==> flow/design.v <==
`timescale 1ns / 1ps
module main(
	input clk,
	input rst,
	input echo,
	input canal_serial_receptor,
	output canal_serial_transmisor,
	output servo1,
	output servo2,
	output servo3,
	output servo4,
	output servo5,
	output [7:0] leds,
	output trig,
	output [7:0] seg,
	output [3:0] an
    );	
		wire [8:0] distancia;
		wire [13:0] decimal;
		wire [7:0] ang_servo_1;
		wire [7:0] ang_servo_2;
		wire [7:0] ang_servo_3;
		wire [7:0] ang_servo_4;
		wire [7:0] ang_servo_5;
		assign leds = decimal[7:0];
		servo_pwm servo_pwm1 (
			.pos(ang_servo_1),  
			.clk(clk),
			.rst(rst),
			.servo_pulse(servo1)
		);
		servo_pwm servo_pwm2(
			.pos(ang_servo_2),  
			.clk(clk),
			.rst(rst),
			.servo_pulse(servo2)
		);
		servo_pwm servo_pwm3 (
			.pos(ang_servo_3),  
			.clk(clk),
			.rst(rst),
			.servo_pulse(servo3)
		);
		servo_pwm servo_pwm4 (
			.pos(ang_servo_4),  
			.clk(clk),
			.rst(rst),
			.servo_pulse(servo4)
		);
		servo_pwm servo_pwm5 (
			.pos(ang_servo_5),  
			.clk(clk),
			.rst(rst),
			.servo_pulse(servo5)
		);
		controlador_sensor_distancia controlador_sensor_distancia(
			.echo(echo),
			.clk(clk),
			.rst(rst),
			.distancia(distancia),
			.trig(trig)
		);
		controlador_etapa controlador_etapa(
			.distancia(distancia),
			.clk(clk),
			.rst(rst),
			.canal_serial_receptor(canal_serial_receptor),
			.decimal(decimal),
			.canal_serial_transmisor(canal_serial_transmisor),
			.ang_servo_1(ang_servo_1),
			.ang_servo_2(ang_servo_2),
			.ang_servo_3(ang_servo_3),
			.ang_servo_4(ang_servo_4),
			.ang_servo_5(ang_servo_5)
		);
		SevenSeg SevenSeg(
			.clk(clk),
			.rst(rst),
			.decimal({5'b00000, distancia}),
			.an(an),
			.seg(seg)
			);
endmodule
`timescale 1ns / 1ps
module servo_pwm(
  input [7:0] pos,
  input clk,  
  input rst,
  output reg servo_pulse
    );
  parameter ClkDiv = 195;     
  parameter init = 12'b000010001100;  
  reg [7:0] ClkCount;  
  reg ClkTick;
  reg [12:0] PulseCount;
  reg [11:0] count;
  always @(posedge clk) begin
	if (rst) ClkTick <= 0;
	else ClkTick <= (ClkCount==ClkDiv-2);
  end
  always @(posedge clk) begin
	if (rst) ClkCount <= 0;
	else if(ClkTick) ClkCount <= 0; else ClkCount <= ClkCount + 1;
  end
  always @(posedge clk) begin
	if (rst) PulseCount <= 0;
	else if(ClkTick) begin
		PulseCount <= PulseCount + 1;
		if (PulseCount == 5128) begin  
			PulseCount <= 0;
		end
	end
  end
  always @(*) count = init +  {4'b0000, pos} +  {4'b0000, pos} ;
  always @(posedge clk) begin
	if (rst) servo_pulse <= 0;
	else servo_pulse <= (PulseCount < count);
  end
endmodule
`timescale 1ns / 1ps
module controlador_sensor_distancia(
		input echo,
		input clk,
		input rst,
		output reg trig,
		output reg [18:0] distancia,
		output reg timeout,
		output reg [2:0] state,
		output [13:0] decimal
    );
	 parameter ENVIANDO_PULSO = 0, RECIBIENDO_PULSO = 1, ESPERANDO_PULSO = 2, EN_ESPERA = 3, DELAY= 4;
	 parameter tiempo10us = 500, TIMEOUT = 20000, TIEMPO_DELAY = 20000;
	 reg [35:0] contador_10us;
	 reg [35:0] contador_echo;
	 reg [35:0] contador_en_espera;
	 reg [18:0] distancia_temporal;
	 reg [30:0] contador_timeout;
	 reg [30:0] cont_delay;
	 reg [31:0] distancias_anteriores[4:0];
	 always @(posedge clk) begin : seq
		reg [18:0] distancia_v;
		reg  trig_v;
		distancia_v = distancia;
		trig_v = trig;
		if (rst) begin
			state = ENVIANDO_PULSO;
			contador_10us = 0;
			contador_echo = 0;
			contador_en_espera = 0;
			trig_v = 0;
			contador_timeout = 0;
			timeout = 0;
			distancia_v = 0;
			distancia_temporal = 0;
			cont_delay = 0;
			distancias_anteriores[0] = 0;
			distancias_anteriores[1] = 0;
			distancias_anteriores[2] = 0;
			distancias_anteriores[3] = 0;
			distancias_anteriores[4] = 0;
		end else if (state == ENVIANDO_PULSO) begin
			trig_v = 1;
			contador_10us = contador_10us + 1;
			if (contador_10us >= tiempo10us) begin
				trig_v = 0;
				contador_10us = 0;
				contador_timeout = 0;
				state = ESPERANDO_PULSO;
			end
		end else if (state == ESPERANDO_PULSO) begin
			contador_timeout = contador_timeout + 1;
			if (echo) begin
				state = RECIBIENDO_PULSO;
				contador_echo = 0;
			end else if (contador_timeout >= TIMEOUT) begin
				state = ENVIANDO_PULSO;
			end 
		end else if (state == RECIBIENDO_PULSO) begin
			contador_echo = contador_echo + 1;
			if (!echo) begin
				state = EN_ESPERA;
				contador_en_espera = 0;
			end
		end else if (state == EN_ESPERA) begin
			if(contador_en_espera < contador_echo) begin
				contador_en_espera = contador_en_espera + 2900;  
				distancia_temporal = distancia_temporal + 1;
			end
			else if (distancia_temporal < 35 && distancia_temporal >4) begin
				distancias_anteriores[0] = distancias_anteriores[1];
				distancias_anteriores[1] = distancias_anteriores[2];
				distancias_anteriores[2] = distancias_anteriores[3];
				distancias_anteriores[3] = distancias_anteriores[4];
				distancias_anteriores[4] = distancia_temporal - 1;
				if (distancias_anteriores[0] == distancias_anteriores[1] && 
					distancias_anteriores[1] == distancias_anteriores[2] && 
					distancias_anteriores[2] == distancias_anteriores[3] && 
					distancias_anteriores[3] == distancias_anteriores[4]) begin
					distancia_v = distancias_anteriores[4];
				end		
				distancia_temporal = 0;
				contador_echo = 0;
				contador_en_espera = 0;
				state = DELAY;
			end else begin
				distancia_temporal = 0;
				contador_echo = 0;
				contador_en_espera = 0;
				state = DELAY;
			end
		end
		else if (state == DELAY) begin
			if (cont_delay == TIEMPO_DELAY) begin
				state = ENVIANDO_PULSO;
				cont_delay = 0;
			end else cont_delay = cont_delay + 1;
		end
			distancia <= distancia_v;
		trig <= trig_v;
	end
	assign decimal = distancia;
endmodule
`timescale 1ns / 1ps
module controlador_etapa(
		input [8:0] distancia,  
		input clk,
		input rst,
		input canal_serial_receptor,
		output [13:0] decimal,
		output canal_serial_transmisor,
		output [7:0] ang_servo_1,
		output [7:0] ang_servo_2,
		output [7:0] ang_servo_3,
		output [7:0] ang_servo_4,
		output [7:0] ang_servo_5
    );
	 wire [7:0] recepcion_ang_2, recepcion_ang_3, recepcion_ang_4;
	 wire [8:0] distancia_para_mapear;
	 wire [7:0] distancia_mapeada;
	 assign distancia_para_mapear = (distancia >= 5) ?  distancia - 5: 0;
	 parameter x5cm = 0, z5cm = 110, x0cm = 0, z0cm = 0, y0cm = 0;
	 parameter xpunto = 127;
	 wire [7:0] ypunto;
	 parameter tiempo_espera = 1000;
	 parameter limite_distancia_superior = 14;
	 parameter limite_distancia_inferior = 4;
	 parameter BUSCANDO_SUBIENDO = 0, BUSCANDO_BAJANDO = 1, PESCANDO_OBJETO = 2, LEVANTANDO_OBJETO = 3,DEJANDO_OBJETO = 4, IDLE = 5;
	 reg [7:0] x, y, z;
	 reg [25:0] cont_x, cont_y;
	 reg [7:0] cont_angulo_y;
	 reg [25:0] cont_divider;
	 assign ang_servo_1 = cont_angulo_y;
	 assign ang_servo_2 = recepcion_ang_2;
	 assign ang_servo_3 = recepcion_ang_3;
	 assign ang_servo_4 = recepcion_ang_4;
	 assign ang_servo_5 = 128;
	 assign ypunto = cont_angulo_y > 128 ? 64 : 192;
	 wire tick_transmisor;
	 wire tick_receptor;
	 wire clk_div_transmisor;
	 wire clk_div_receptor;
	 reg [3:0] state;
	 assign decimal = state;
	 receptor_serial receptor_serial(
			.clk(clk),
			.rst(rst),
			.en(tick_receptor),
			.canal_serial(canal_serial_receptor),
			.angulo_servo_2(recepcion_ang_2),
			.angulo_servo_3(recepcion_ang_3),
			.angulo_servo_4(recepcion_ang_4)
		);
	transmisor_serial transmisor_serial(
		 .clk(clk),
		 .rst(rst),
		 .en(tick_transmisor),
		 .x(x),
		 .y(y),
		 .z(z),
		.canal_serial(canal_serial_transmisor)
    );
		clockDivider clockDivider_transmisor(
			.clock(clk),
			.rst(rst),
			.constante(16'd1000),
			.clk(clk_div_transmisor),
			.tick(tick_transmisor)
		);
		clockDivider clockDivider_receptor(
			.clock(clk),
			.rst(rst),
			.constante(16'd50),
			.clk(clk_div_receptor),
			.tick(tick_receptor)
		);
		ROM_mapeo_distancia ROM_mapeo_distancia(
			.distancia(distancia_para_mapear),
			.distancia_mapeada(distancia_mapeada)
		);
	 always @(posedge clk) begin : seq
		reg [7:0] x_v;
		reg [7:0] y_v;
		reg [7:0] z_v;
		reg [7:0] cont_angulo_y_v;
		reg [3:0] state_v;
		x_v = x;
		y_v = y;
		z_v = z;
		cont_angulo_y_v = cont_angulo_y;
		state_v = state;
		if (rst) begin
			x_v = 0;
			y_v = 0;
			z_v = 90;
			state_v = BUSCANDO_SUBIENDO;
			cont_divider = 0;
			cont_angulo_y_v = 0;
			cont_x = 0;
			cont_y = 0;
		end else
		case(state_v)
			BUSCANDO_SUBIENDO: begin
				cont_divider = cont_divider + 1;
				if (distancia <= limite_distancia_superior && distancia >= limite_distancia_inferior) begin
					state_v = PESCANDO_OBJETO;
					x_v = distancia_mapeada;
				end
				else if (cont_divider == tiempo_espera) begin
					cont_divider = 0;
					cont_angulo_y_v = cont_angulo_y_v + 1;
					if (cont_angulo_y_v == 255) state_v = BUSCANDO_BAJANDO;
				end
			end
			BUSCANDO_BAJANDO: begin
				cont_divider = cont_divider + 1;
				if (distancia <= limite_distancia_superior && distancia >= limite_distancia_inferior) begin
					state_v = PESCANDO_OBJETO;
					x_v = distancia_mapeada;
				end
				else if (cont_divider == tiempo_espera) begin
					cont_divider = 0;
					cont_angulo_y_v = cont_angulo_y_v - 1;
					if (cont_angulo_y_v == 0) state_v = BUSCANDO_SUBIENDO;
				end
			end
			PESCANDO_OBJETO: begin
				if (cont_x == tiempo_espera) begin
					cont_x = 0;
					if (x_v == distancia_mapeada) begin
						if (z_v == z0cm) begin
							state_v = LEVANTANDO_OBJETO;
						end else z_v = z_v - 1;
					end else x_v = x_v + 1;
				end else cont_x = cont_x + 1;
			end
			LEVANTANDO_OBJETO: begin
				if (cont_x == tiempo_espera) begin
					cont_x = 0;
					if (z_v == z5cm) begin
						if (x_v == x5cm) begin
							state_v = DEJANDO_OBJETO;
						end else x_v = x_v - 1;
					end else z_v = z_v + 1;
				end else cont_x = cont_x + 1;
			end
			DEJANDO_OBJETO: begin
				if (cont_x == tiempo_espera) begin
					if (x_v == xpunto) begin
						state_v = IDLE;
					end else if (x_v < xpunto) x_v = x_v + 1;
					else x_v = x_v -1;
				end else cont_x = cont_x + 1;
			end
			IDLE: begin
				if (cont_x == tiempo_espera) begin
					cont_x = 0;
					if (z_v == z5cm) begin
						if (x_v == x5cm) begin
							z_v = 90;
							state_v = BUSCANDO_SUBIENDO;
						end else x_v = x_v - 1;
					end else z_v = z_v + 1;
				end else cont_x = cont_x + 1;
			end
		endcase
		x <= x_v;
		y <= y_v;
		z <= z_v;
		cont_angulo_y <= cont_angulo_y_v;
		state <= state_v;
	end
endmodule
`timescale 1ns / 1ps
module receptor_serial(
		input clk,
		input rst,
		input en,
		input canal_serial,
		output reg [7:0] angulo_servo_1,
		output reg [7:0] angulo_servo_2,
		output reg [7:0] angulo_servo_3,
		output reg [7:0] angulo_servo_4,
		output reg [2:0] state
    );
	 reg [5:0] cont_data;
	 reg [6:0] cont_nivelacion;
	 reg [5:0] cont_50;
	 reg [1:0] cont_servo;
	 reg [31:0] data;
	 reg listo;
	 parameter STAND_BY = 3'b000, LEVELING_CLOCK = 3'b011, RECEIVING = 3'b001, HOLA = 3'b010;
	 parameter ciclo = 10;
	 parameter nivelacion = 14;
	 parameter num_datos = 8;
	 always @(posedge clk) begin : seq
		reg [7:0] angulo_servo_1_v;
		reg [7:0] angulo_servo_2_v;
		reg [7:0] angulo_servo_3_v;
		reg [7:0] angulo_servo_4_v;
		angulo_servo_1_v = angulo_servo_1;
		angulo_servo_2_v = angulo_servo_2;
		angulo_servo_3_v = angulo_servo_3;
		angulo_servo_4_v = angulo_servo_4;
	  if (rst) begin
		state = STAND_BY;
		cont_data = 0;
		cont_nivelacion = 1;
		cont_50 =ciclo;
		listo = 0;
		cont_servo =0;
		data = 0;
		angulo_servo_1_v = 0;
		angulo_servo_2_v = 0;
		angulo_servo_3_v = 0;
		angulo_servo_4_v = 0;
	  end else if (en) begin
		 if (listo) begin
			case(cont_servo)
				1: angulo_servo_1_v = data[7:0];
				2: angulo_servo_2_v = data[7:0];
				3: angulo_servo_3_v = data[7:0];
				0: angulo_servo_4_v = data[7:0];
			endcase
		 end
		 case(state)
			STAND_BY: begin
				if (!canal_serial) state = LEVELING_CLOCK;
			end
			LEVELING_CLOCK: begin
				if (cont_nivelacion == nivelacion) begin
					state = RECEIVING;
					cont_nivelacion = 1;
					cont_50 = ciclo;
				end else cont_nivelacion = cont_nivelacion + 1;
			end	
			RECEIVING: begin
				if (cont_50 == ciclo) begin
					cont_50 = 1;
					if (cont_data == num_datos) begin
						cont_servo = cont_servo + 1;
						state = STAND_BY;
						listo = 1;
						cont_data = 0;
					end else if (cont_data < num_datos) begin
						listo = 0;
						data[cont_data] = canal_serial;
						cont_data = cont_data + 1;
					end  
				end else cont_50 = cont_50 + 1;
			end
			HOLA: begin
				state = STAND_BY;
			end
		 endcase
	  end
		angulo_servo_1 <= angulo_servo_1_v;
		angulo_servo_2 <= angulo_servo_2_v;
		angulo_servo_3 <= angulo_servo_3_v;
		angulo_servo_4 <= angulo_servo_4_v;
	end
endmodule
`timescale 1ns / 1ps
module transmisor_serial(
		input clk,
		input rst,
		input en,  
		input [7:0] x,
		input [7:0] y,
		input [7:0] z,
		output reg canal_serial,
		output [13:0] decimal
    );
	 reg [5:0] cont_data;
	 reg [18:0] cont_delay;
	 reg state;
	 wire [29:0] data;
	 assign data = {1'b1,z,1'b0,1'b1,y,1'b0,1'b1,x,1'b0};
	 parameter IDLE = 1'b0, TR = 1'b1;
	 parameter DELAY_IDLE = 30;
	 always @(posedge clk) begin
		if (rst) begin
			state = TR;
			cont_data = 0;
			cont_delay = 0;
			canal_serial = 0;
		end else if (en) begin
		case(state)
			TR: begin
				canal_serial = data[cont_data];
				cont_data = cont_data + 1;
				if (cont_data ==30) begin
					cont_data = 0;
					state = IDLE;
				end
			end
			IDLE: begin
				canal_serial = 1;
				cont_delay = cont_delay + 1;
				if (cont_delay == DELAY_IDLE) begin  
					state = TR;
					cont_delay = 0;
				end
			end
		endcase
		end
	 end
	 assign decimal = cont_data;
endmodule
`timescale 1ns / 1ps
module clockDivider(
    input clock,
    input rst,
	 input [15:0] constante,
    output reg clk,
    output tick
    );
	reg [25:0] count;
	assign tick = (count == constante) && !clk;
	always @(posedge(clock)) begin
		if (rst) begin
			count <= 0;
			clk <= 0;
		end
		else if (count == constante) begin
			count <= 0;
			clk <= ~clk;
		end
		else begin
			count <= count + 1;
		end
	end
endmodule
`timescale 1ns / 1ps
`default_nettype none
module ROM_mapeo_distancia(distancia, distancia_mapeada);
input [8:0] distancia;
output reg [7:0] distancia_mapeada;
always @(*)
begin
	case (distancia)
		9'd0: distancia_mapeada = 0;
		9'd1: distancia_mapeada = 26;
		9'd2: distancia_mapeada = 51;
		9'd3: distancia_mapeada = 77;
		9'd4: distancia_mapeada = 102;
		9'd5: distancia_mapeada = 128;
		9'd6: distancia_mapeada = 153;
		9'd7: distancia_mapeada = 179;
		9'd8: distancia_mapeada = 204;
		9'd9: distancia_mapeada = 230;
		default: distancia_mapeada = 255;
	endcase
end
endmodule
`default_nettype wire
module SevenSeg(
		input clk,
		input rst,
		input [13:0] decimal,
		output [3:0] an,
		output [7:0] seg
    );
	 wire [15:0] bcd_out;
	 bcd decToBCD (
		.decimal(decimal),
		.bcd_out(bcd_out)
	 );
	 seven_seg BCDTo7Seg(
		.clk(clk),
		.rst(rst),
		.bcd_in(bcd_out),
		.seg(seg),
		.an(an)
	 );
endmodule
module bcd(
  decimal,
  bcd_out
);
  input 	 [13:0] decimal;
  output reg [15:0] bcd_out;
  reg [29:0] memreg;
  integer index;
  always @ (decimal) begin
    memreg [29:14] = 0;
    memreg [13:0] = decimal;
    for(index=0; index < 14; index = index+1)
      begin
        if(memreg[29:26] > 4) begin
          memreg[29:26] = memreg[29:26] + 3;
        end
        if(memreg[25:22] > 4) begin
          memreg[25:22] = memreg[25:22] + 3;
        end
        if(memreg[21:18] > 4) begin
          memreg[21:18] = memreg[21:18] + 3;
        end
        if(memreg[17:14] > 4) begin
          memreg[17:14] = memreg[17:14] + 3;
        end
        memreg = memreg << 1;
      end
    bcd_out = memreg[29:14];
  end
endmodule
module seven_seg(
	  clk,
	  rst,
	  bcd_in,
	  seg,
	  an
	);
  input 	[15:0]	bcd_in;
  input clk;
  input rst;
  output reg [7:0] seg;
  output [3:0] an;
	reg [15:0] disp_ctr;
	reg [6:0] sseg;
	reg [3:0] an_temp;
  	always @ (posedge(clk))
	begin
	  if (rst) begin
		disp_ctr = 0;
		an_temp = 4'b1111;
		sseg = 0;
		seg = 8'b11111111;
	  end else begin
		disp_ctr = disp_ctr + 1;
		if (disp_ctr >= 49999) begin
			an_temp = 4'b1110;
			sseg = bcd_in[3:0];
		end else if (disp_ctr <= 12499) begin
			an_temp = 4'b1101;
			sseg = bcd_in[7:4];
		end else if (disp_ctr <= 24999) begin
			an_temp = 4'b1011;
			sseg = bcd_in[11:8];
		end else if (disp_ctr <= 37499) begin
			an_temp = 4'b0111;
			sseg = bcd_in[15:12];
		end
		begin
		case(sseg)
			0:		seg = 8'b11000000;
			1:		seg = 8'b11111001;
			2:		seg = 8'b10100100;
			3:		seg = 8'b10110000;
			4:		seg = 8'b10011001;
			5:		seg = 8'b10010010;
			6:		seg = 8'b10000010;
			7:		seg = 8'b11111000;
			8:		seg = 8'b10000000;
			9:		seg = 8'b10011000;
			default:	seg = 8'b11111111;
		  endcase
		end
	  end
	end
	assign an = an_temp;
endmodule
# Step by step through the tools: main
# Tool output for the design above, in the order of the flow.
# Lines are those of the file above, counted from 1.
# Library cell names are shortened.
# A cell with -- has no value.
# setup
design	main
clk_port	clk
lib	sky130hd
corner	tt_025C_1v80

# Elaborated design
# Source: Yosys, flattened and elaborated. Widths are those after wreduce. Print and check cells do not count.
# Memory sizes are those after Yosys's memory passes, which may raise the word count (mostly to a power of two), join words into wider ones and drop unused or constant bits.
# bits
output_inout_bits	27
rom_bits	240
in_bits	4
register_bits	674
clocked_rd_ports_x_width	7
memories	2
word_cells	498
# classes
reduce_and_logical	75
equal	83
mux	140
compare	45
shift	3
n_addsub	70
bitwise	16
# memory_table
name	size	width	read_ports	write_ports	line_no	source
(no name shown)	16	8	1	0	560	case (distancia)
(no name shown)	16	7	1	0	664	case(sseg)
# ops
operator	n
two-way mux 36 bit	10
two-way mux 8 bit	25
two-way mux 4 bit	37
== test 32 bit	4
two-way mux 31 bit	4
adder 26 x 1 -> 26 bit with constant B	4
two-way mux 26 bit	4
> comparator 4 x 3 -> 1 bit with constant B	22
== test 26 x 10 -> 1 bit with constant B	3
adder 36 x 1 -> 36 bit with constant B	2
adder 4 x 2 -> 4 bit with constant B	18
two-way mux 3 bit	23
adder 13 x 1 -> 13 bit with constant B	5
== test 13 bit with constant B	5
two-way mux 13 bit	5
adder 8 x 1 -> 8 bit with constant B	8
adder 31 x 1 -> 31 bit with constant B	2
two-way mux 19 bit	3
< comparator 13 x 12 -> 1 bit	4
case mux 26 bit (select 2 bit)	1
adder 12 x 8 -> 12 bit	4
== test 8 bit with constant B	6
two-way mux 7 bit	6
adder 19 x 1 -> 19 bit with constant B	2
adder 36 x 12 -> 36 bit with constant B	1
< comparator 36 bit	1
>= comparator 36 x 9 -> 1 bit with constant B	1
adder 8 x 8 -> 9 bit with constant A	4
# Other operator kinds: 90; their cells: 218.

# Depth
# Longest topological path by Yosys (ltp), each cell counted once; first at word level (registers and memories cut), then after technology mapping (sequential cells cut; the memories' decode and read muxes count).
# logic_depth
depth_word	24
abc_area	0
depth_mapped	28
ltp_nobuf	26

# After synthesis
# Source: synth_stat.txt of the flow (Yosys; design flattened, memories mapped). It holds for the ABC_AREA given above (unset counts as 0); a run with the other value may have another netlist.
# synth_totals
flip_flops	648
cells	4647
seq_area_um2	12972.4
yosys_area_um2	37323.3
# types
type	n	area_total_um2
dfxtp_1	648	1.3E+04
nor2_1	690	2.59E+03
ha_1	182	2.28E+03
xnor2_1	234	2.05E+03
xor2_1	187	1.64E+03
nand2_1	365	1.37E+03
mux2i_1	118	1.18E+03
a21oi_1	234	1.17E+03
o21ai_0	210	1.05E+03
nand3_1	189	945.907
and3_1	122	763.232
nor3_1	142	710.682
nand4_1	105	656.88
clkbuf_1	172	645.619
inv_1	166	623.098
nor4_1	73	456.688
and2_1	71	444.176
or3_1	58	362.848
# Other cell types: 93; their cells: 681.
# The figures by module come from a second, unflattened synthesis with its own total; it is not the netlist above.
# unflattened
hier_cells	5035
area_unflattened_um2	41339.6
# Each row is one instance without its submodules.
# modules
module	cells	instances	mod_seq_area_um2	mod_area_um2
controlador_sensor_distancia	1834	1	5805.6	15175.8
servo_pwm	147	5	460.4	1315.0
controlador_etapa	772	1	1581.5	5795.6
bcd	499	1	0.0	3473.3
receptor_serial	336	1	1281.2	3050.4
clockDivider	155	2	540.5	1357.6
seven_seg	289	1	680.7	2382.3
transmisor_serial	225	1	540.5	1945.6
ROM_mapeo_distancia	34	1	0.0	222.7
main	1	1	0.0	3.8
SevenSeg	0	1	0.0	0.0

# Path before layout
# Source: OpenSTA report_checks on the synthesized netlist (no wires, ideal clock, input and output delay 20% of the period each), path of least setup slack; recovery checks are left aside. Register names are those of the netlist, which keeps one name where synthesis merged equal registers.
# synth_timing
path_kind	reg2reg
from	reg controlador_sensor_distancia.distancia[6]
to	reg SevenSeg.BCDTo7Seg.seg[3]
t_arrival_ns	5.202
path_buffers	2
setup_slack_ns	4.684
path_stages	28
clock_period_ns	10.0
path_delay_ns	5.316
synth_period_reached_ns	5.316
# "path_delay_ns" = arrival - input delay + setup time.
# "path_stages": output pins that drive a net of the path, with the launching flip-flop's if there is one; two outputs of one cell count as two.
# "synth_period_reached_ns" is the clock period less the worst setup slack; recovery checks do not enter. This is arithmetic on one report: input and output delays are still those of the set period (20% each).
# The rows between start and end are the longest chain of elaborated cells between them; the timing report does not say that the signal goes this way. Where chains are equally long, one stands for them.
# A line is the first line of the expression or statement that the cell stems from. Yosys adds cells for indexed reads and writes and turns some case tables into memories.
# A register here has more assigning lines than the two given.
# synth_between
path_cell_list	dfxtp_1 inv_1 ha_1 inv_1 ha_1 or2_1 buf_2 a311oi_2 nor3_4 buf_6 nand3_2 a32oi_1 nor2_1 ha_1 inv_1 o21ai_0 a211oi_1 nor4b_4 a32oi_2 mux2i_2 o21ai_0 xnor2_1 o2111a_1 nor2_1 inv_1 ha_1 or3_1 a21bo_1
elab_chain_cells	17
# synth_lines
element	line_no	source
start, declared	126	output reg [18:0] distancia,
start, assigned	218	distancia <= distancia_v;
adder 4 x 2 -> 4 bit	619	memreg[17:14] = memreg[17:14] + 3;
two-way mux 4 bit	618	if(memreg[17:14] > 4) begin
> comparator 4 x 3 -> 1 bit	618
two-way mux 4 bit	618
> comparator 4 x 3 -> 1 bit	618
two-way mux 4 bit	618
adder 4 x 2 -> 4 bit	619
[3 not listed]	--
adder 4 x 2 -> 4 bit	613	memreg[25:22] = memreg[25:22] + 3;
two-way mux 4 bit	612	if(memreg[25:22] > 4) begin
two-way mux 7 bit	659	end else if (disp_ctr <= 37499) begin
two-way mux 7 bit	656	end else if (disp_ctr <= 24999) begin
two-way mux 7 bit	653	end else if (disp_ctr <= 12499) begin
two-way mux 7 bit	650	if (disp_ctr >= 49999) begin
two-way mux 7 bit	643	if (rst) begin
end, assigned	665	0: seg = 8'b11000000;
end, assigned	666	1: seg = 8'b11111001;
end, declared	636	output reg [7:0] seg;

# Worst path after layout
# Path of least setup slack in the final report of record 1 (OpenROAD, finished layout, wires in). Where an end is a register, its clock arrival counts in the times.
# layout_timing
path_kind	reg2reg
from	reg controlador_sensor_distancia.distancia[6]
to	reg SevenSeg.BCDTo7Seg.seg[0]
clock_period_ns	10.0
path_buffers	0
t_arrival_ns	7.70
setup_slack_ns	2.79
path_stages	27
# The rows between start and end are the longest chain of elaborated cells between them; the timing report does not say that the signal goes this way. Where chains are equally long, one stands for them.
# A register here has more assigning lines than the two given.
# layout_between
path_cell_list	dfxtp_1 inv_1 ha_1 inv_1 ha_1 xnor2_1 nand2_1 a22oi_1 nand3_2 a32oi_1 nor2_1 ha_1 inv_1 o21ai_0 a211oi_1 nor4b_4 a32oi_2 mux2i_2 o21ai_0 xnor2_1 o2111a_1 nor2_1 inv_1 ha_1 or3_1 o21ai_0 a22oi_1
elab_chain_cells	17
# layout_lines
element	line_no	source
start, declared	126	output reg [18:0] distancia,
start, assigned	218	distancia <= distancia_v;
adder 4 x 2 -> 4 bit	619	memreg[17:14] = memreg[17:14] + 3;
two-way mux 4 bit	618	if(memreg[17:14] > 4) begin
> comparator 4 x 3 -> 1 bit	618
two-way mux 4 bit	618
> comparator 4 x 3 -> 1 bit	618
two-way mux 4 bit	618
adder 4 x 2 -> 4 bit	619
[3 not listed]	--
adder 4 x 2 -> 4 bit	613	memreg[25:22] = memreg[25:22] + 3;
two-way mux 4 bit	612	if(memreg[25:22] > 4) begin
two-way mux 7 bit	659	end else if (disp_ctr <= 37499) begin
two-way mux 7 bit	656	end else if (disp_ctr <= 24999) begin
two-way mux 7 bit	653	end else if (disp_ctr <= 12499) begin
two-way mux 7 bit	650	if (disp_ctr >= 49999) begin
two-way mux 7 bit	643	if (rst) begin
end, assigned	665	0: seg = 8'b11000000;
end, assigned	666	1: seg = 8'b11111001;
end, declared	636	output reg [7:0] seg;

Data sheet: physical implementation of main

main through Yosys and OpenROAD on sky130hd: 2 stored runs, unordered, with their settings and measured results. The constraints put input and output delay at 20% of the set period each and load the outputs with 0.01 pF.
"period_less_ws_ns" = clock period - worst setup slack. The figure is calculated, with input and output delays left at 20% of the set period.
"power_total_mw" rests on the timing tool's default activity at the inputs, not on a simulated workload.

Record 1, flow files:
==> flow/run.sh <==
#!/bin/bash
# the make line also repeats the synthesis and layout settings of config.mk as NAME=value (left out here)
make -C /OpenROAD-flow-scripts/flow DESIGN_CONFIG=/design/flow/config.mk WORK_HOME=/design/flow/orfs CLKGATE_MAP_FILE= finish
==> flow/config.mk <==
export PLATFORM = sky130hd
export DESIGN_NAME = main
export DESIGN_NICKNAME = main
export VERILOG_FILES = /design/flow/design.v
export SDC_FILE = /design/flow/constraint.sdc
export NUM_CORES = 4
export LEC_CHECK = 0
export CAP_MARGIN = 20
export CELL_PAD_IN_SITES_GLOBAL_PLACEMENT = 2
export CORE_ASPECT_RATIO = 0.55
export CORE_MARGIN = 3
export CORE_UTILIZATION = 52
export HOLD_SLACK_MARGIN = -0.01
export SLEW_MARGIN = 20
export TNS_END_PERCENT = 75
==> flow/constraint.sdc <==
create_clock -name core_clock -period 10.0 [get_ports {clk}]
set_input_delay 2.0000 -clock core_clock [delete_from_list [all_inputs] [get_ports {clk}]]
set_output_delay 2.0000 -clock core_clock [all_outputs]
set_load 0.01 [all_outputs]

==> results of record 1, as CSV <==
result,value
layout_stdcell_area_um2,40363.7
final_util_frac,0.571
dieArea_um2,75170.6
setup_ws_ns,2.785
synthesis_area_um2,37323.3
period_less_ws_ns,7.215
power_total_mw,5.427

Record 2, flow files:
==> flow/run.sh <==
#!/bin/bash
# the make line also repeats the synthesis and layout settings of config.mk as NAME=value (left out here)
make -C /OpenROAD-flow-scripts/flow DESIGN_CONFIG=/design/flow/config.mk WORK_HOME=/design/flow/orfs CLKGATE_MAP_FILE= finish
==> flow/config.mk <==
export PLATFORM = sky130hd
export DESIGN_NAME = main
export DESIGN_NICKNAME = main
export VERILOG_FILES = /design/flow/design.v
export SDC_FILE = /design/flow/constraint.sdc
export NUM_CORES = 4
export LEC_CHECK = 0
export ABC_AREA = 0
export CAP_MARGIN = 20
export CELL_PAD_IN_SITES_DETAIL_PLACEMENT = 1
export CELL_PAD_IN_SITES_GLOBAL_PLACEMENT = 3
export CORE_MARGIN = 6
export CORE_UTILIZATION = 52
export CTS_CLUSTER_DIAMETER = 376
export CTS_CLUSTER_SIZE = 87
export GPL_ROUTABILITY_DRIVEN = 0
export GPL_TIMING_DRIVEN = 0
export HOLD_SLACK_MARGIN = -0.02
export MAX_ROUTING_LAYER = met4
export MIN_ROUTING_LAYER = met2
export PLACE_DENSITY = 0.93
export SLEW_MARGIN = 20
==> flow/constraint.sdc <==
create_clock -name core_clock -period 4.42 [get_ports {clk}]
set_input_delay 0.8840 -clock core_clock [delete_from_list [all_inputs] [get_ports {clk}]]
set_output_delay 0.8840 -clock core_clock [all_outputs]
set_load 0.01 [all_outputs]

Record 2: no final report: placement broke off with GPL-0301
